==> flow/design.v <==
package code_defs_pkg;
    typedef enum logic [1:0]
        { SYNC_DATA = 2'b10
        , SYNC_CTL = 2'b01
        } sync_t;
    typedef enum logic [7:0]
        { BT_IDLE = 8'h1e
        , BT_O4   = 8'h2d
        , BT_S4   = 8'h33
        , BT_O0S4 = 8'h66
        , BT_O0O4 = 8'h55
        , BT_S0   = 8'h78
        , BT_O0   = 8'h4b
        , BT_T0   = 8'h87
        , BT_T1   = 8'h99
        , BT_T2   = 8'haa
        , BT_T3   = 8'hb4
        , BT_T4   = 8'hcc
        , BT_T5   = 8'hd2
        , BT_T6   = 8'he1
        , BT_T7   = 8'hff
        } block_type_t;
    typedef enum logic [6:0]
        { CC_IDLE = 7'b00
        , CC_LPI = 7'h06
        , CC_ERROR = 7'h1e
        , CC_RES0 = 7'h2d
        , CC_RES1 = 7'h33
        , CC_RES2 = 7'h4b
        , CC_RES3 = 7'h55
        , CC_RES4 = 7'h66
        , CC_RES5 = 7'h78
        } control_code_t;
    typedef enum logic [3:0]
        { OC_SEQ = 4'h0
        , OC_SIG = 4'hf
        } o_code_t;
    typedef enum logic [7:0]
        { RS_IDLE = 8'h07
        , RS_LPI = 8'h06
        , RS_START = 8'hfb
        , RS_TERM = 8'hfd
        , RS_ERROR = 8'hfe
        , RS_OSEQ = 8'h9c
        , RS_RES0 = 8'h1c
        , RS_RES1 = 8'h3c
        , RS_RES2 = 8'h7c
        , RS_RES3 = 8'hbc
        , RS_RES4 = 8'hdc
        , RS_RES5 = 8'hf7
        , RS_OSIG = 8'h5c
        } rs_code_t;
    typedef enum logic [7:0]
        { MAC_PRE = 8'h55
        , MAC_SFD = 8'hd5
        } mac_code_t;
    function automatic logic [7:0] control_to_rs_code(logic [6:0] icode);
        case (icode)
            CC_IDLE:    control_to_rs_code = RS_IDLE;
            CC_LPI:     control_to_rs_code = RS_LPI;
            CC_ERROR:   control_to_rs_code = RS_ERROR;
            CC_RES0:    control_to_rs_code = RS_RES0;
            CC_RES1:    control_to_rs_code = RS_RES1;
            CC_RES2:    control_to_rs_code = RS_RES2;
            CC_RES3:    control_to_rs_code = RS_RES3;
            CC_RES4:    control_to_rs_code = RS_RES4;
            CC_RES5:    control_to_rs_code = RS_RES5;
            default: begin
                control_to_rs_code = RS_IDLE;
            end
        endcase
    endfunction
    function automatic logic [3:0] rs_to_cc_ocode (input logic [7:0] rs_code);
        rs_to_cc_ocode = rs_code == RS_OSEQ ? OC_SEQ : OC_SIG;
    endfunction
    function automatic logic [7:0] cc_to_rs_ocode (input logic [3:0] cc_ocode);
        cc_to_rs_ocode = cc_ocode == OC_SEQ ? RS_OSEQ : RS_OSIG;
    endfunction
endpackage
`timescale 1ns/1ps
`default_nettype none
module slicing_crc #(
    parameter int SLICE_LENGTH = 4,
    parameter bit [31:0] INITIAL_CRC = 32'hFFFFFFFF,
    parameter bit INVERT_OUTPUT = 1,
    parameter bit REGISTER_OUTPUT = 1
) (
    input wire i_clk,
    input wire i_reset,
    input wire [8*SLICE_LENGTH-1:0] i_data,
    input wire [SLICE_LENGTH-1:0] i_valid,
    output wire [31:0] o_crc
);
    logic [31:0] crc_reg;
    logic [31:0] crc_next;
    function automatic logic [31:0] crc_byte(input logic [31:0] crc, input logic [7:0] data);
        logic [31:0] c;
        c = crc ^ {24'd0, data};
        for (int b = 0; b < 8; b++) begin
            c = c[0] ? ((c >> 1) ^ 32'hEDB88320) : (c >> 1);
        end
        crc_byte = c;
    endfunction
    always_comb begin
        crc_next = crc_reg;
        for (int n = 0; n < SLICE_LENGTH; n++) begin
            if (i_valid[n]) begin
                crc_next = crc_byte(crc_next, i_data[8*n +: 8]);
            end
        end
    end
    always_ff @(posedge i_clk)
    if (i_reset) begin
        crc_reg <= INITIAL_CRC;
    end else begin
        crc_reg <= crc_next;
    end
    generate if (REGISTER_OUTPUT) begin: l_reg_out
        assign o_crc = INVERT_OUTPUT ? ~crc_reg : crc_reg;
    end else begin: l_comb_out
        assign o_crc = INVERT_OUTPUT ? ~crc_next : crc_next;
    end endgenerate
endmodule
`timescale 1ns/1ps
`default_nettype none
module scrambler #(
    parameter bit DESCRAMBLE = 0,
    localparam int DATA_WIDTH = 32
) (
    input wire i_clk,
    input wire i_reset,
    input wire i_init_done,
    input wire i_pause,
    input wire [DATA_WIDTH-1:0] i_data,
    output wire [DATA_WIDTH-1:0] o_data
);
    /*verilator lint_off UNUSED*/
    logic[127:0] scrambler_data;
    /*verilator lint_on UNUSED*/
    logic [127:0] next_scrambler_data;
    logic [95:0] next_scrambler_data_split;
    always_ff @(posedge i_clk) begin
        if (i_reset || !i_init_done) begin
            scrambler_data <= '1;
        end
        else if (!i_pause) begin
            scrambler_data <= next_scrambler_data;
        end
    end
    assign next_scrambler_data_split = {scrambler_data[DATA_WIDTH +: 128 - DATA_WIDTH]};
    assign next_scrambler_data = DESCRAMBLE ? {i_data, next_scrambler_data_split} :
                                                {o_data, next_scrambler_data_split};
    generate
        for (genvar gi = 0; gi < DATA_WIDTH; gi++) begin: l_assign_odata
            assign o_data[gi] = next_scrambler_data_split[(64-DATA_WIDTH) + 6+gi] ^ next_scrambler_data_split[(64-DATA_WIDTH) + 25+gi] ^ i_data[gi];
        end
    endgenerate
endmodule
`timescale 1ns/1ps
`default_nettype none
module rx_gearbox #(
    parameter bit REGISTER_OUTPUT = 1,
    localparam int DATA_WIDTH = 32,
    localparam int HEADER_WIDTH = 2,
    localparam int SEQUENCE_WIDTH = 6
) (
    input wire i_clk,
    input wire i_reset,
    input wire [DATA_WIDTH-1:0] i_data,
    input wire i_slip,
    output logic [DATA_WIDTH-1:0] o_data,
    output logic [HEADER_WIDTH-1:0] o_header,
    output logic o_data_valid,
    output logic o_header_valid
);
    localparam int BUF_SIZE = 2*DATA_WIDTH + HEADER_WIDTH + 1;  
    logic [SEQUENCE_WIDTH-1:0] gearbox_seq;
    logic half_slip;
    always_ff @(posedge i_clk)
    if (i_reset) begin
        gearbox_seq <= '0;
        half_slip <= '0;
    end else begin
        if (!i_slip) begin
            gearbox_seq <= gearbox_seq < 32 ? gearbox_seq + 1 : '0;
        end
        if (i_slip) begin
            half_slip <= ~half_slip;
        end
    end
    logic [BUF_SIZE-1:0] obuf, next_obuf;
    wire frame_word;
    logic [6:0] current_data_idx;
    function automatic logic [6:0] data_idxs(input logic [SEQUENCE_WIDTH-1:0] seq);
        case (seq)
            0: data_idxs = 0;
            1: data_idxs = 32;
            2: data_idxs = 64;
            3: data_idxs = 30;
            4: data_idxs = 62;
            5: data_idxs = 28;
            6: data_idxs = 60;
            7: data_idxs = 26;
            8: data_idxs = 58;
            9: data_idxs = 24;
            10: data_idxs = 56;
            11: data_idxs = 22;
            12: data_idxs = 54;
            13: data_idxs = 20;
            14: data_idxs = 52;
            15: data_idxs = 18;
            16: data_idxs = 50;
            17: data_idxs = 16;
            18: data_idxs = 48;
            19: data_idxs = 14;
            20: data_idxs = 46;
            21: data_idxs = 12;
            22: data_idxs = 44;
            23: data_idxs = 10;
            24: data_idxs = 42;
            25: data_idxs = 8;
            26: data_idxs = 40;
            27: data_idxs = 6;
            28: data_idxs = 38;
            29: data_idxs = 4;
            30: data_idxs = 36;
            31: data_idxs = 2;
            32: data_idxs = 34;
            default: data_idxs = 0;
        endcase
    endfunction
    assign frame_word = (half_slip) ? !gearbox_seq[0] && gearbox_seq != SEQUENCE_WIDTH'(32) : 
                                        !gearbox_seq[0];
    assign current_data_idx = data_idxs(gearbox_seq);
    generate for (genvar gi = 0; gi < BUF_SIZE; gi++) begin: l_assign_obuf
        always @(*) begin
            next_obuf[gi] = obuf[gi];
            if (gi == BUF_SIZE - 1) begin
                next_obuf[gi] = next_obuf[0];  
            end else begin
                if (frame_word) begin
                    if (gearbox_seq != 0 && gi >= current_data_idx) begin
                        next_obuf[gi] = i_data[gi - current_data_idx];
                    end else if (gi < DATA_WIDTH - gearbox_seq) begin
                        next_obuf[gi] = i_data[gi + gearbox_seq];
                    end
                end else begin
                    if (gi >= current_data_idx && gi < current_data_idx + 32) begin
                        next_obuf[gi] = i_data[gi - current_data_idx];
                    end
                end
            end
        end
    end endgenerate
    always_ff @(posedge i_clk)
    if (i_reset) begin
        obuf <= '0;
    end else begin
        obuf <= next_obuf;
    end
    wire [DATA_WIDTH-1:0] odata_int;
    wire [HEADER_WIDTH-1:0] oheader_int;
    wire odata_valid_int;
    wire oheader_valid_int;
    assign odata_valid_int = half_slip ? gearbox_seq != 31 : gearbox_seq != 0;
    assign oheader_int = half_slip ? next_obuf[2:1] : next_obuf[1:0];
    assign oheader_valid_int = !frame_word && odata_valid_int;
    assign odata_int = half_slip ? (!frame_word ? next_obuf[34:3] : next_obuf[66:35]) :
                               (!frame_word ? next_obuf[33:2] : next_obuf[65:34]);
    generate if (REGISTER_OUTPUT) begin: l_register_output
        always_ff @(posedge i_clk)
        if (i_reset) begin
            o_data_valid <= '0;
            o_header <= '0;
            o_header_valid <= '0;
            o_data <= '0;
        end else begin
            o_data_valid <= odata_valid_int;
            o_header <= (oheader_valid_int) ? oheader_int : o_header;
            o_header_valid <= oheader_valid_int;
            o_data <= (odata_valid_int) ? odata_int : o_data;
        end
    end else begin: l_comb_output
        assign o_data_valid = odata_valid_int;
        assign o_header = oheader_int;
        assign o_header_valid = oheader_valid_int;
        assign o_data = odata_int;
    end endgenerate
endmodule
`timescale 1ns/1ps
`default_nettype none
module lock_state(
    input wire i_clk,
    input wire i_reset,
    input wire [1:0] i_header,
    input wire i_valid,
    output wire o_slip
);
    typedef enum logic[3:0] { LOCK_INIT, RESET_CNT, TEST_SH,
        VALID_SH, INVALID_SH, GOOD_64, SLIP} lock_state_t;
    lock_state_t state, next_state;
    /*verilator lint_off UNUSED*/
    logic rx_block_lock, test_sh, slip_done;
    /*verilator lint_on UNUSED*/
    logic [15:0] sh_cnt, sh_invalid_cnt;
    wire sh_valid;
    assign sh_valid = (i_header[1] ^ i_header[0]);
    assign o_slip = (state == SLIP);
    always_ff @(posedge i_clk) begin
        if (i_reset) begin
            state <= LOCK_INIT;
        end else begin
            state <= next_state;
        end
    end
    always_comb begin
        case (state)
            LOCK_INIT: begin
                next_state = RESET_CNT;
            end
            RESET_CNT: begin
                next_state = TEST_SH;
            end
            TEST_SH: begin
                if (!i_valid) begin
                    next_state = TEST_SH;
                end if (sh_valid) begin
                    next_state = VALID_SH;
                end else begin
                    next_state = INVALID_SH;
                end
            end
            VALID_SH: begin
                if (!i_valid) begin
                    next_state = VALID_SH;
                end if (sh_cnt == 64 && sh_invalid_cnt == 0) begin
                    next_state = GOOD_64;
                end else if (sh_cnt == 64 && sh_invalid_cnt != 0) begin
                    next_state = RESET_CNT;
                end else if (sh_cnt < 64 && !sh_valid) begin
                    next_state = INVALID_SH;
                end else begin
                    next_state = VALID_SH;
                end
            end
            INVALID_SH: begin
                if (!i_valid) begin
                    next_state = INVALID_SH;
                end if (sh_cnt == 64 && sh_invalid_cnt < 16) begin
                    next_state = RESET_CNT;
                end else if (sh_invalid_cnt == 16) begin
                    next_state = SLIP;
                end else if (sh_cnt < 64 && !sh_valid) begin
                    next_state = INVALID_SH;
                end else begin
                    next_state = VALID_SH;
                end
            end
            GOOD_64: begin
                next_state = RESET_CNT;
            end
            SLIP: begin
                next_state = RESET_CNT;
            end
            default: begin
                next_state = LOCK_INIT;
            end
            endcase
    end
    always_ff @(posedge i_clk) begin
        if (i_reset) begin
            rx_block_lock <= 1'b0;
            test_sh <= 1'b0;
            sh_cnt <= 0;
            sh_invalid_cnt <= 0;
            slip_done <= 1'b0;
        end else begin
            case (state)
                LOCK_INIT: begin
                    rx_block_lock <= 1'b0;
                    test_sh <= 1'b0;
                end
                RESET_CNT: begin
                    sh_cnt <= 0;
                    sh_invalid_cnt <= 0;
                    slip_done <= 1'b0;
                end
                TEST_SH: begin
                    test_sh <= 1'b0;
                end
                VALID_SH: begin
                    sh_cnt <= (i_valid) ? sh_cnt + 1 : sh_cnt;
                end
                INVALID_SH: begin
                    sh_cnt <= (i_valid) ? sh_cnt + 1 : sh_cnt;
                    sh_invalid_cnt <= (i_valid) ? sh_invalid_cnt + 1 : sh_invalid_cnt;
                end
                GOOD_64: begin
                    rx_block_lock <= 1'b0;
                end
                SLIP: begin
                    rx_block_lock <= 1'b0;
                end
                default: begin
                    rx_block_lock <= 1'b0;
                    test_sh <= 1'b0;
                    sh_cnt <= 0;
                    sh_invalid_cnt <= 0;
                    slip_done <= 1'b0;
                end
            endcase
        end
    end
endmodule
`timescale 1ns/1ps
`default_nettype none
import code_defs_pkg::*;
module decoder #(
    localparam int DATA_WIDTH = 32,
    localparam int DATA_NBYTES = DATA_WIDTH / 8
) (
    input wire i_reset,
    input wire i_rxc,
    input wire [DATA_WIDTH-1:0] i_rxd,
    input wire [1:0] i_rx_header,
    input wire i_rx_data_valid,
    input wire i_rx_header_valid,
    output wire [DATA_WIDTH-1:0] o_rxd,
    output wire [DATA_NBYTES-1:0] o_rxctl
);
    typedef struct packed {
        logic [63:0] odata;
        logic [7:0] octl;
        logic frame_valid;
    } xgmii_data_ctl_t;
    logic [DATA_WIDTH-1:0] delayed_i_rxd;
    wire [63:0] internal_irxd;
    xgmii_data_ctl_t decoded_frame;
    wire output_decode_frame;
    /*verilator lint_off UNUSED*/
    logic [63:0] internal_orxd;
    logic [7:0] internal_orxctl;
    wire frame_valid;
    /*verilator lint_on UNUSED*/
    always_ff @(posedge i_rxc) begin
        if (i_reset) begin
            delayed_i_rxd <= '0;
            internal_orxd <= '0;
            internal_orxctl <= '0;
        end else begin
            if (i_rx_data_valid) begin
                delayed_i_rxd <= i_rxd;
                if (output_decode_frame) begin  
                    internal_orxd <= decoded_frame.odata;
                    internal_orxctl <= decoded_frame.octl;
                end
            end
        end
    end
    assign internal_irxd = {i_rxd, delayed_i_rxd};
    assign output_decode_frame = !i_rx_header_valid  && i_rx_data_valid;  
    assign frame_valid = decoded_frame.frame_valid;
    assign o_rxd = !output_decode_frame ? internal_orxd[32 +: 32] : decoded_frame.odata[0 +: 32];
    assign o_rxctl = !output_decode_frame ? internal_orxctl[4 +: 4] : decoded_frame.octl[0 +: 4];
    function automatic logic [7:0] local_control_to_rs_code(input logic [6:0] icode);
        case (icode)
            CC_IDLE:    local_control_to_rs_code = RS_IDLE;
            CC_LPI:     local_control_to_rs_code = RS_LPI;
            CC_ERROR:   local_control_to_rs_code = RS_ERROR;
            CC_RES0:    local_control_to_rs_code = RS_RES0;
            CC_RES1:    local_control_to_rs_code = RS_RES1;
            CC_RES2:    local_control_to_rs_code = RS_RES2;
            CC_RES3:    local_control_to_rs_code = RS_RES3;
            CC_RES4:    local_control_to_rs_code = RS_RES4;
            CC_RES5:    local_control_to_rs_code = RS_RES5;
            default: begin
                local_control_to_rs_code = RS_IDLE;
            end
        endcase
    endfunction
    function automatic logic [7:0] local_cc_to_rs_ocode(input logic [3:0] cc_ocode);
        local_cc_to_rs_ocode = cc_ocode == OC_SEQ ? RS_OSEQ : RS_OSIG;
    endfunction
    function automatic logic [63:0] control_code_to_rs_lane(input logic [63:0] idata, input bit [7:0] lanes);
        control_code_to_rs_lane = {8{RS_ERROR}};
        for (int i = 0; i < 8; i++) begin
            if (lanes[7-i] == 1) begin
                control_code_to_rs_lane[8*i +: 8] = local_control_to_rs_code(idata[8 + (7*i) +: 7]);
            end
        end
    endfunction
    function automatic logic [72:0] decode_frame(input logic [63:0] idata, input logic [1:0] iheader);
        logic [63:0] odata;
        logic [7:0] octl;
        logic frame_valid;
        odata = '0;
        octl = '0;
        frame_valid = 1;
        if (iheader == SYNC_DATA) begin
            odata = idata;
            octl = '0;
        end else begin
            case (idata[7:0])
                BT_IDLE: begin
                    odata = control_code_to_rs_lane(idata, 8'hFF);
                    octl = '1;
                end
                BT_O4: begin
                    odata = control_code_to_rs_lane(idata, 8'hF0);
                    odata[63:40] = idata[63:40];
                    odata[39:32] = local_cc_to_rs_ocode(idata[39:36]);
                    octl = 8'h1F;
                end
                BT_S4: begin
                    odata = control_code_to_rs_lane(idata, 8'hF0);
                    odata[63:40] = idata[63:40];
                    odata[39:32] = RS_START;
                    octl = 8'h1F;
                end
                BT_O0S4: begin
                    odata[63:40] = idata[63:40];
                    odata[39:32] = RS_START;
                    odata[31: 8] = idata[31: 8];
                    odata[ 7: 0] = local_cc_to_rs_ocode(idata[35:32]);
                    octl = 8'h11;
                end
                BT_O0O4: begin
                    odata[63:40] = idata[63:40];
                    odata[39:32] = local_cc_to_rs_ocode(idata[35:32]);
                    odata[31: 8] = idata[31: 8];
                    odata[ 7: 0] = local_cc_to_rs_ocode(idata[39:36]);
                    octl = 8'h11;
                end
                BT_S0: begin
                    odata[63: 8] = idata[63: 8];
                    odata[ 7: 0] = RS_START;
                    octl = 8'h01;
                end
                BT_O0: begin
                    odata = control_code_to_rs_lane(idata, 8'h0F);
                    odata[31: 8] = idata[31: 8];
                    odata[ 7: 0] = local_cc_to_rs_ocode(idata[35:32]);
                    octl = 8'hF1;
                end
                BT_T0: begin
                    odata = control_code_to_rs_lane(idata, 8'h7F);
                    odata[ 7: 0] = RS_TERM;
                    octl = 8'hFF;
                end
                BT_T1: begin
                    odata = control_code_to_rs_lane(idata, 8'h3F);
                    odata[ 7: 0] = idata[15: 8];
                    odata[15: 8] = RS_TERM;
                    octl = 8'hFE;
                end
                BT_T2: begin
                    odata = control_code_to_rs_lane(idata, 8'h1F);
                    odata[15: 0] = idata[23: 8];
                    odata[23:16] = RS_TERM;
                    octl = 8'hFC;
                end
                BT_T3: begin
                    odata = control_code_to_rs_lane(idata, 8'h0F);
                    odata[23: 0] = idata[31: 8];
                    odata[31:24] = RS_TERM;
                    octl = 8'hF8;
                end
                BT_T4: begin
                    odata = control_code_to_rs_lane(idata, 8'h07);
                    odata[31: 0] = idata[39: 8];
                    odata[39:32] = RS_TERM;
                    octl = 8'hF0;
                end
                BT_T5: begin
                    odata = control_code_to_rs_lane(idata, 8'h03);
                    odata[39: 0] = idata[47: 8];
                    odata[47:40] = RS_TERM;
                    octl = 8'hE0;
                end
                BT_T6: begin
                    odata = control_code_to_rs_lane(idata, 8'h01);
                    odata[47: 0] = idata[55: 8];
                    odata[55:48] = RS_TERM;
                    octl = 8'hC0;
                end
                BT_T7: begin
                    odata[55: 0] = idata[63: 8];
                    odata[63:56] = RS_TERM;
                    octl = 8'h80;
                end
                default: begin
                    octl = 8'hFF;
                    odata[63:0] = {8{RS_ERROR}};
                    frame_valid = 0;
                end
            endcase
        end
        decode_frame = {odata, octl, frame_valid};
    endfunction
    assign decoded_frame = decode_frame(internal_irxd, i_rx_header);
endmodule
`timescale 1ns/1ps
`default_nettype none
import code_defs_pkg::*;
module rx_mac #(
    localparam int DATA_WIDTH = 32,
    localparam int DATA_NBYTES = DATA_WIDTH / 8
) (
    input wire i_reset,
    input wire i_clk,
    input wire [DATA_WIDTH-1:0] i_xgmii_rxd,
    input wire [DATA_NBYTES-1:0] i_xgmii_rxc,
    input wire i_phy_rx_valid,
    input wire [DATA_NBYTES-1:0] i_term_loc,
    output logic [DATA_WIDTH-1:0] m00_axis_tdata,
    output logic [DATA_NBYTES-1:0] m00_axis_tkeep,
    output logic m00_axis_tvalid,
    output logic m00_axis_tlast,
    output logic m00_axis_tuser
);
    typedef enum logic[1:0] {IDLE, PREAMBLE, DATA, TERM} rx_state_t;
    rx_state_t rx_state, rx_next_state;
    wire sfd_found;
    logic [DATA_NBYTES-1:0] start_keep;
    logic sfd_found_del;
    wire start_valid;
    wire term_found;
    wire [DATA_NBYTES-1:0] term_keep;
    wire ctl_found;
    wire data_invalid;
    wire  rx_crc_reset;
    logic [DATA_WIDTH-1:0] rx_crc_input_del;
    logic [31:0] rx_calc_crc;
    logic [31:0] rx_captured_crc;
    logic [DATA_NBYTES-1:0] crc_input_valid;
    logic [DATA_NBYTES-1:0] rx_crc_input_valid_del;
    always_ff @(posedge i_clk)
    if (i_reset) begin
        rx_state <= IDLE;
    end else begin
        rx_state <= rx_next_state;
    end
    always @(*) begin
        m00_axis_tdata = i_xgmii_rxd;
        case (rx_state)
            IDLE: begin
                rx_next_state = (sfd_found) ? DATA : IDLE;
                m00_axis_tvalid = '0;
                m00_axis_tlast = '0;
                m00_axis_tkeep = '0;
                m00_axis_tuser = '0;
            end
            DATA: begin
                if (i_phy_rx_valid && (term_found || ctl_found || data_invalid)) begin
                    rx_next_state = IDLE;
                end else begin
                    rx_next_state = DATA;
                end
                m00_axis_tvalid = i_phy_rx_valid && !data_invalid && (!sfd_found_del || (sfd_found_del && start_valid));
                m00_axis_tlast = rx_next_state == IDLE;
                m00_axis_tkeep = sfd_found_del ? start_keep :
                                    term_found ? term_keep  :
                                                '1;
                m00_axis_tuser = term_found && (rx_calc_crc == rx_captured_crc);
            end
            default: begin
                rx_next_state = IDLE;
                m00_axis_tvalid = '0;
                m00_axis_tlast = '0;
                m00_axis_tkeep = '0;
                m00_axis_tuser = '0;
            end
        endcase
    end
    assign ctl_found = |i_xgmii_rxc;
    assign data_invalid = (i_xgmii_rxc[3] && i_xgmii_rxd[31:24] == RS_ERROR) ||
                            (i_xgmii_rxc[2] && i_xgmii_rxd[23:16] == RS_ERROR) ||
                            (i_xgmii_rxc[1] && i_xgmii_rxd[15: 8] == RS_ERROR) ||
                            (i_xgmii_rxc[0] && i_xgmii_rxd[ 7: 0] == RS_ERROR);
    assign sfd_found = i_phy_rx_valid && (i_xgmii_rxd == {{3{8'h55}}, RS_START}) && (i_xgmii_rxc == 4'b1);
    always_ff @(posedge i_clk)  
    if (i_reset) begin
        sfd_found_del <= '0;
    end else begin
        sfd_found_del <= (i_phy_rx_valid) ? sfd_found : sfd_found_del;
    end
    assign term_found = |i_term_loc;
    assign start_keep = 4'b0000;
    assign start_valid = 1'b0;  
    generate for (genvar gi = 0; gi < DATA_NBYTES; gi++) begin: l_term_keep
        assign term_keep[gi] = (1 << gi) < i_term_loc ? 1'b1 : 1'b0;
    end endgenerate
    always_ff @(posedge i_clk)
    if (i_reset) begin
        rx_crc_input_del <= '0;
        rx_crc_input_valid_del <= '0;
    end else begin
        rx_crc_input_del <= i_phy_rx_valid ? m00_axis_tdata : rx_crc_input_del;
        rx_crc_input_valid_del <= i_phy_rx_valid ? m00_axis_tkeep : rx_crc_input_valid_del;
    end
    always @(*) begin
        if (!i_phy_rx_valid) begin
            crc_input_valid = {DATA_NBYTES{1'b0}};
        end else if (!term_found) begin
            crc_input_valid = rx_crc_input_valid_del;
        end else begin
            case (i_term_loc)
                1: crc_input_valid = 4'b0000;
                2: crc_input_valid = 4'b0001;
                4: crc_input_valid = 4'b0011;
                8: crc_input_valid = 4'b0111;
                default: crc_input_valid = 4'b1111;
            endcase
        end
        case (i_term_loc)
            1: rx_captured_crc = rx_crc_input_del;
            2: rx_captured_crc = {i_xgmii_rxd[0+:8], rx_crc_input_del[8+:24]};
            4: rx_captured_crc = {i_xgmii_rxd[0+:16], rx_crc_input_del[16+:16]};
            8: rx_captured_crc = {i_xgmii_rxd[0+:24], rx_crc_input_del[24+:8]};
            default: rx_captured_crc = i_xgmii_rxd;
        endcase
    end
    assign rx_crc_reset = rx_state == IDLE;
    slicing_crc #(
        .SLICE_LENGTH(DATA_NBYTES),
        .INITIAL_CRC(32'hFFFFFFFF),
        .INVERT_OUTPUT(1),
        .REGISTER_OUTPUT(0)
    ) u_rx_crc (
        .i_clk(i_clk),
        .i_reset(rx_crc_reset),
        .i_data(rx_crc_input_del),
        .i_valid(crc_input_valid),
        .o_crc(rx_calc_crc)
    );
endmodule
`timescale 1ns/1ps
`default_nettype none
import code_defs_pkg::*;
module eth_rx (
    input wire i_clk,
    input wire i_reset,
    input wire [31:0] i_xver_rx_data,
    output logic [31:0] m00_axis_tdata,
    output logic [3:0] m00_axis_tkeep,
    output logic m00_axis_tvalid,
    output logic m00_axis_tlast,
    output logic m00_axis_tuser
);
    wire [31:0] rx_gearbox_data_out, rx_descrambled_data;
    wire [1:0] rx_header;
    wire rx_data_valid, rx_header_valid;
    wire rx_gearbox_slip;
    wire [31:0] rx_decoded_data;
    wire [3:0] rx_decoded_ctl;
    rx_gearbox #(.REGISTER_OUTPUT(1))
    u_rx_gearbox (
        .i_clk(i_clk),
        .i_reset(i_reset),
        .i_data(i_xver_rx_data),
        .i_slip(rx_gearbox_slip),
        .o_data(rx_gearbox_data_out),
        .o_header(rx_header),
        .o_data_valid(rx_data_valid),
        .o_header_valid(rx_header_valid)
    );
    lock_state u_lock_state(
        .i_clk(i_clk),
        .i_reset(i_reset),
        .i_header(rx_header),
        .i_valid(rx_header_valid),
        .o_slip(rx_gearbox_slip)
    );
    scrambler #(
        .DESCRAMBLE(1)
    ) u_descrambler(
        .i_clk(i_clk),
        .i_reset(i_reset),
        .i_init_done(!i_reset),
        .i_pause(!rx_data_valid),
        .i_data(rx_gearbox_data_out),
        .o_data(rx_descrambled_data)
    );
    decoder u_decoder(
        .i_reset(i_reset),
        .i_rxc(i_clk),
        .i_rxd(rx_descrambled_data),
        .i_rx_header(rx_header),
        .i_rx_data_valid(rx_data_valid),
        .i_rx_header_valid(rx_header_valid),
        .o_rxd(rx_decoded_data),
        .o_rxctl(rx_decoded_ctl)
    );
    wire [3:0] early_term_loc;
    generate for (genvar gi = 0; gi < 4; gi++) begin: l_early_term_loc
        assign early_term_loc[gi] = rx_data_valid && rx_decoded_data[gi*8 +: 8] == RS_TERM && rx_decoded_ctl[gi];
    end endgenerate
    logic [31:0] xgmii_rx_data;
    logic [3:0] xgmii_rx_ctl;
    logic phy_rx_valid;
    logic [3:0] term_loc;
    always_ff @(posedge i_clk)
    if (i_reset) begin
        xgmii_rx_data <= '0;
        xgmii_rx_ctl <= '0;
        phy_rx_valid <= '0;
        term_loc <= '0;
    end else begin
        xgmii_rx_data <= rx_decoded_data;
        xgmii_rx_ctl <= rx_decoded_ctl;
        phy_rx_valid <= rx_data_valid;
        term_loc <= early_term_loc;
    end
    wire [31:0] rx_tdata;
    wire [3:0] rx_tkeep;
    wire rx_tvalid;
    wire rx_tlast;
    wire rx_tuser;
    rx_mac u_rx (
        .i_reset(i_reset),
        .i_clk(i_clk),
        .i_xgmii_rxd(xgmii_rx_data),
        .i_xgmii_rxc(xgmii_rx_ctl),
        .i_phy_rx_valid(phy_rx_valid),
        .i_term_loc(term_loc),
        .m00_axis_tdata(rx_tdata),
        .m00_axis_tkeep(rx_tkeep),
        .m00_axis_tvalid(rx_tvalid),
        .m00_axis_tlast(rx_tlast),
        .m00_axis_tuser(rx_tuser)
    );
    always_ff @(posedge i_clk)
    if (i_reset) begin
        m00_axis_tdata <= '0;
        m00_axis_tkeep <= '0;
        m00_axis_tvalid <= '0;
        m00_axis_tlast <= '0;
        m00_axis_tuser <= '0;
    end else begin
        m00_axis_tdata <= rx_tdata;
        m00_axis_tkeep <= rx_tkeep;
        m00_axis_tvalid <= rx_tvalid;
        m00_axis_tlast <= rx_tlast;
        m00_axis_tuser <= rx_tuser;
    end
endmodule
# Reports on eth_rx
# The steps from the RTL of eth_rx to its reports follow in flow order.
# Lines are those of the file above, counted from 1.
# Operators: Yosys type, input widths -> output width; for muxes data width and select width s.
# Library cell names are shortened.
# The mark n/a stands for no value.
[inputs] design="eth_rx" clock_port="i_clk" cell_library="sky130hd" corner="tt_025C_1v80"

# Word level
# Counts by Yosys on the flattened word-level netlist (proc, flatten, opt, wreduce; memories kept). Print and check cells are left out.
# Yosys's memory passes give these memory sizes; they may raise the number of words (mostly to a power of two), join words into wider ones and drop unused or constant bits.
[word_totals] n_memories=1 mem_bits_rw=0 clocked_rd_ports_x_width=6 latch_bits=0 ff_bits=528 rom_bits=384 out_inout_bits=39
[classes] div=0 addsub=136 n_reduce_logical=206 n_eq=108 shift=132 n_cmp=205 n_mul=0 mux=358 n_logic=106
[memory_table] name="(name not given)" size=64 width=6 read_ports=1 wr=0 line=195 rtl="case (seq)"
[op_table] operator="$shiftx 32x32->1" count=131
[op_table] operator="$lt 6x32->1 const A" count=64
[op_table] operator="$mux 32" count=40
[op_table] operator="$lt 5x32->1 const A" count=32
[op_table] operator="$lt 4x32->1 const A" count=16
[op_table] operator="$pmux 8 s8" count=8
[op_table] operator="$not 13->14" count=32
[op_table] operator="$mux 1" count=270
[op_table] operator="$lt 3x32->1 const A" count=8
[op_table] operator="$sub 6x7->8 const A" count=32
[op_table] operator="$add 6x6->7 const A" count=32
[op_table] operator="$ge 6x7->1 const A" count=32
[op_table] operator="$eq 7x7->1 const B" count=32
[op_table] operator="$pmux 8 s4" count=5
[op_table] operator="$logic_and 1x1->1" count=157
[op_table] operator="$lt 1x32->1 const A" count=4
[op_table] operator="$lt 2x32->1 const A" count=4
[op_table] operator="$xor 32x8->32" count=4
[op_table] operator="$sub 5x7->8 const A" count=16
[op_table] operator="$lt 7x32->1 const A" count=4
[op_table] operator="$eq 8x8->1 const B" count=16
[op_table] operator="$pmux 32 s4" count=1
[op_table] operator="$add 5x6->7 const A" count=16
[op_table] operator="$ge 5x7->1 const A" count=16
[op_table] operator="$eq 7x6->1 const B" count=16
[op_table] operator="$pmux 8 s11" count=1
[op_table] operator="$xor 1x1->1" count=65
[op_table] operator="$sub 4x7->8 const A" count=8
# Other operator kinds: 76; their cells: 189.

# Logic depth
# Yosys ltp: most cells in a row. Word level: on the elaborated netlist, between registers, memories and ports. Mapped: between sequential cells and ports; inverters and the memories' decode and read muxes count.
[depth] depth_word=75 ABC_AREA=0 mapped_depth=22

# Mapped cells and area
# Source: synth_stat.txt of the flow (Yosys; design flattened, memories mapped). It holds for the ABC_AREA given above (unset counts as 0); a run with the other value may have another netlist.
# The area totals of this step are shown rounded.
[types] cell="dfxtp_1" count=431
[types] cell="mux2i_1" count=248
[types] cell="xnor2_1" count=277
[types] cell="nor2_1" count=601
[types] cell="nand2_1" count=533
[types] cell="a21oi_1" count=344
[types] cell="mux4_2" count=58
[types] cell="o21ai_0" count=244
[types] cell="xnor3_1" count=50
[types] cell="xor2_1" count=124
[types] cell="clkbuf_1" count=282
[types] cell="nor3_1" count=152
[types] cell="nand3_1" count=130
[types] cell="a211oi_1" count=81
[types] cell="mux2_2" count=50
[types] cell="ha_1" count=38
[types] cell="a31oi_1" count=72
[types] cell="nor2b_1" count=70
# Other cell types: 85; their cells: 969.
[synth_totals] cells=4754 ffs=431 area_um2=36820
# The figures by module come from a second, unflattened synthesis with its own total; it is not the netlist above.
[unflattened] cells_unflattened=4638 hier_area_um2=38660
# Each row is one instance without its submodules.
[by_module] module="rx_gearbox #(REGISTER_OUTPUT=1)" n_cells=1887 mod_area_um2=14600 mod_seq_area_um2=2302 instances=1
[by_module] module="decoder" n_cells=916 mod_area_um2=6719 mod_seq_area_um2=1361 instances=1
[by_module] module="slicing_crc" n_cells=683 mod_area_um2=6609 mod_seq_area_um2=640.6 instances=1
[by_module] module="rx_mac" n_cells=479 mod_area_um2=3815 mod_seq_area_um2=780.7 instances=1
[by_module] module="scrambler #(DESCRAMBLE=1)" n_cells=252 mod_area_um2=2630 mod_seq_area_um2=1161 instances=1
[by_module] module="eth_rx" n_cells=183 mod_area_um2=2255 mod_seq_area_um2=1602 instances=1
[by_module] module="lock_state" n_cells=238 mod_area_um2=2037 mod_seq_area_um2=780.7 instances=1

# Timing after synthesis
# Path of least setup slack by OpenSTA after synthesis, without wires, with an ideal clock, recovery checks aside; 20% of the period is set as input and as output delay. Where synthesis merged equal registers, the netlist keeps one of their names.
[synth_timing] kind="register to register" startpoint="register u_rx.rx_crc_input_del[2]" endpoint="register m00_axis_tuser" t_arrival_ns=5.316 tclk_ns=6.5 driving_pins=20 n_path_buf=2 setup_slack_ns=1.081 required_time_ns=6.397 delay_ns=5.419 period_less_setup_slack_ns=5.419
# "delay_ns" = arrival - input delay + setup time.
# "driving_pins": output pins that drive a net of the path, with the launching flip-flop's if there is one; two outputs of one cell count as two.
# "period_less_setup_slack_ns" is the clock period less the worst setup slack; recovery checks do not enter. This is arithmetic on one report: input and output delays are still those of the set period (20% each).
# The rows between start and end are the longest chain of elaborated cells between them; the timing report does not say that the signal goes this way. Where chains are equally long, one stands for them.
# Each line given opens the expression or statement behind the cell; cells for indexed reads and writes are added by Yosys, which also makes memories of some case tables.
[synth_via] cell_sequence="dfxtp_1 xnor3_1 a211o_1 a211oi_4 xnor3_1 xor2_1 a21bo_2 and3_1 buf_2 xnor2_4 xnor3_1 mux2i_1 or2_1 buf_4 xnor3_1 xnor3_1 xor2_1 nor4_1 nand4_1 a2111oi_2" elab_chain_len=56 cone_cells=73 cone_lines=6
[synth_lines] item="start: declaration" line=632 rtl="logic [DATA_WIDTH-1:0] rx_crc_input_del;"
[synth_lines] item="start: assignment" line=695 rtl="rx_crc_input_del <= '0;"
[synth_lines] item="start: assignment" line=698 rtl="rx_crc_input_del <= i_phy_rx_valid ? m00_axis_tdata : rx_crc_input_del;"
[synth_lines] item="$xor 32x8->32" line=98 rtl="c = crc ^ {24'd0, data};"
[synth_lines] item="$mux 32 (3 in a row)" line=100 rtl="c = c[0] ? ((c >> 1) ^ 32'hEDB88320) : (c >> 1);"
[synth_lines] item="$not 13->14"
[synth_lines] item="$mux 32" line=100
[synth_lines] item="$not 13->14"
[synth_lines] item="$mux 32 (2 in a row)" line=100
[synth_lines] item="$not 13->14"
[synth_lines] item="[... 34 more ...]"
[synth_lines] item="$mux 32 (3 in a row)" line=100
[synth_lines] item="$not 13->14"
[synth_lines] item="$mux 32 (4 in a row)" line=100
[synth_lines] item="$mux 32" line=107 rtl="if (i_valid[n]) begin"
[synth_lines] item="$not 32->32" line=121 rtl="assign o_crc = INVERT_OUTPUT ? ~crc_next : crc_next;"
[synth_lines] item="$eq 32x32->1" line=664 rtl="m00_axis_tuser = term_found && (rx_calc_crc == rx_captured_crc);"
[synth_lines] item="$logic_and 1x1->1" line=664
[synth_lines] item="end: assignment" line=838 rtl="m00_axis_tuser <= '0;"
[synth_lines] item="end: assignment" line=844 rtl="m00_axis_tuser <= rx_tuser;"
[synth_lines] item="end: declaration" line=748 rtl="output logic m00_axis_tuser"

# Path in the finished layout
# Path of least setup slack in the final report of run 1 (OpenROAD, finished layout, wires in). Where an end is a register, its clock arrival counts in the times.
[layout_timing] kind="register to register" startpoint="register u_rx.rx_crc_input_del[5]" endpoint="register m00_axis_tuser" driving_pins=18 t_arrival_ns=6.76 required_time_ns=6.78 tclk_ns=6.29 n_path_buf=0 setup_slack_ns=0.02
# The rows between start and end are the longest chain of elaborated cells between them; the timing report does not say that the signal goes this way. Where chains are equally long, one stands for them.
[layout_via] cell_sequence="dfxtp_1 xnor3_1 xnor3_1 mux2i_4 xnor2_4 xnor3_1 xor3_1 o21a_1 xnor3_1 xor3_1 o21ai_0 xor2_1 xnor3_1 xnor3_1 xor2_1 nor4_1 nand4_1 a2111oi_2" elab_chain_len=56 cone_cells=70 cone_lines=6
[layout_lines] item="start: declaration" line=632 rtl="logic [DATA_WIDTH-1:0] rx_crc_input_del;"
[layout_lines] item="start: assignment" line=695 rtl="rx_crc_input_del <= '0;"
[layout_lines] item="start: assignment" line=698 rtl="rx_crc_input_del <= i_phy_rx_valid ? m00_axis_tdata : rx_crc_input_del;"
[layout_lines] item="$xor 32x8->32" line=98 rtl="c = crc ^ {24'd0, data};"
[layout_lines] item="$mux 32 (6 in a row)" line=100 rtl="c = c[0] ? ((c >> 1) ^ 32'hEDB88320) : (c >> 1);"
[layout_lines] item="$not 13->14"
[layout_lines] item="$mux 32" line=100
[layout_lines] item="$not 13->14"
[layout_lines] item="$mux 32" line=100
[layout_lines] item="$mux 32" line=107 rtl="if (i_valid[n]) begin"
[layout_lines] item="[... 35 more ...]"
[layout_lines] item="$mux 32 (3 in a row)" line=100
[layout_lines] item="$not 13->14"
[layout_lines] item="$mux 32" line=100
[layout_lines] item="$mux 32" line=107
[layout_lines] item="$not 32->32" line=121 rtl="assign o_crc = INVERT_OUTPUT ? ~crc_next : crc_next;"
[layout_lines] item="$eq 32x32->1" line=664 rtl="m00_axis_tuser = term_found && (rx_calc_crc == rx_captured_crc);"
[layout_lines] item="$logic_and 1x1->1" line=664
[layout_lines] item="end: assignment" line=838 rtl="m00_axis_tuser <= '0;"
[layout_lines] item="end: assignment" line=844 rtl="m00_axis_tuser <= rx_tuser;"
[layout_lines] item="end: declaration" line=748 rtl="output logic m00_axis_tuser"

Appendix: measured runs

Settings and measured results of 2 stored flow runs for module eth_rx (sky130hd), not sorted in any way. The constraints put input and output delay at 20% of the set period each and load the outputs with 0.01 pF.
"period_less_ws_ns" is the run's clock period less its worst setup slack. It is reckoned from that one timing run; input and output delays stay at 20% of the period that was set.
By "worst_path_time_ns" is meant the share of the clock period that the worst setup path is allowed (20% is reserved at inputs, 20% at outputs), minus its slack. Clock arrival times at its registers enter into it.
"final_power_mw" is the tool's figure for a default switching activity; nothing was simulated.
The measured numbers are rounded.

[flow] run 1: files
==> flow/run.sh <==
#!/bin/bash
# the make line also repeats the synthesis and layout settings of config.mk as NAME=value (left out here)
make -C /OpenROAD-flow-scripts/flow DESIGN_CONFIG=/design/flow/config.mk WORK_HOME=/design/flow/orfs CLKGATE_MAP_FILE= finish
==> flow/config.mk <==
export PLATFORM = sky130hd
export DESIGN_NAME = eth_rx
export DESIGN_NICKNAME = eth_rx
export VERILOG_FILES = /design/flow/design.v
export SDC_FILE = /design/flow/constraint.sdc
export NUM_CORES = 4
export LEC_CHECK = 0
export CAP_MARGIN = 20
export CORE_MARGIN = 2
export CORE_UTILIZATION = 70
export SLEW_MARGIN = 20
==> flow/constraint.sdc <==
create_clock -name core_clock -period 6.29 [get_ports {i_clk}]
set_input_delay 1.2580 -clock core_clock [delete_from_list [all_inputs] [get_ports {i_clk}]]
set_output_delay 1.2580 -clock core_clock [all_outputs]
set_load 0.01 [all_outputs]

[flow] run 1: metrics
[metrics] fin_tns_ns = 0.000
[metrics] synthArea_um2 = 36820
[metrics] period_less_ws_ns = 6.269
[metrics] worst_path_time_ns = 6.27
[metrics] worst_setup_path_type = register to register
[metrics] fin_util_pct = 76.8
[metrics] setup_worst_slack_ns = 0.021
[metrics] final_stdcell_area_um2 = 40100
[metrics] design.die.area_um2 = 54450
[metrics] hold_worst_slack_ns = 0.439
[metrics] final_power_mw = 10.12

[flow] run 2: files
==> flow/run.sh <==
#!/bin/bash
# the make line also repeats the synthesis and layout settings of config.mk as NAME=value (left out here)
make -C /OpenROAD-flow-scripts/flow DESIGN_CONFIG=/design/flow/config.mk WORK_HOME=/design/flow/orfs CLKGATE_MAP_FILE= finish
==> flow/config.mk <==
export PLATFORM = sky130hd
export DESIGN_NAME = eth_rx
export DESIGN_NICKNAME = eth_rx
export VERILOG_FILES = /design/flow/design.v
export SDC_FILE = /design/flow/constraint.sdc
export NUM_CORES = 4
export LEC_CHECK = 0
export CAP_MARGIN = 20
export CELL_PAD_IN_SITES_DETAIL_PLACEMENT = 0
export CORE_MARGIN = 2
export CORE_UTILIZATION = 47
export GPL_TIMING_DRIVEN = 1
export HOLD_SLACK_MARGIN = 0.25
export PLACE_DENSITY_LB_ADDON = 0.06
export SLEW_MARGIN = 20
==> flow/constraint.sdc <==
create_clock -name core_clock -period 5.76 [get_ports {i_clk}]
set_input_delay 1.1520 -clock core_clock [delete_from_list [all_inputs] [get_ports {i_clk}]]
set_output_delay 1.1520 -clock core_clock [all_outputs]
set_load 0.01 [all_outputs]

[flow] run 2: metrics
[metrics] synthArea_um2 = 36820
[metrics] period_less_ws_ns = 5.663
[metrics] fin_util_pct = 53.9
[metrics] hold_worst_slack_ns = 0.446
[metrics] setup_worst_slack_ns = 0.097
[metrics] worst_path_time_ns = 5.66
[metrics] worst_setup_path_type = register to register
[metrics] final_stdcell_area_um2 = 41760
[metrics] final_power_mw = 11.24
[metrics] fin_tns_ns = 0.000
[metrics] design.die.area_um2 = 80590
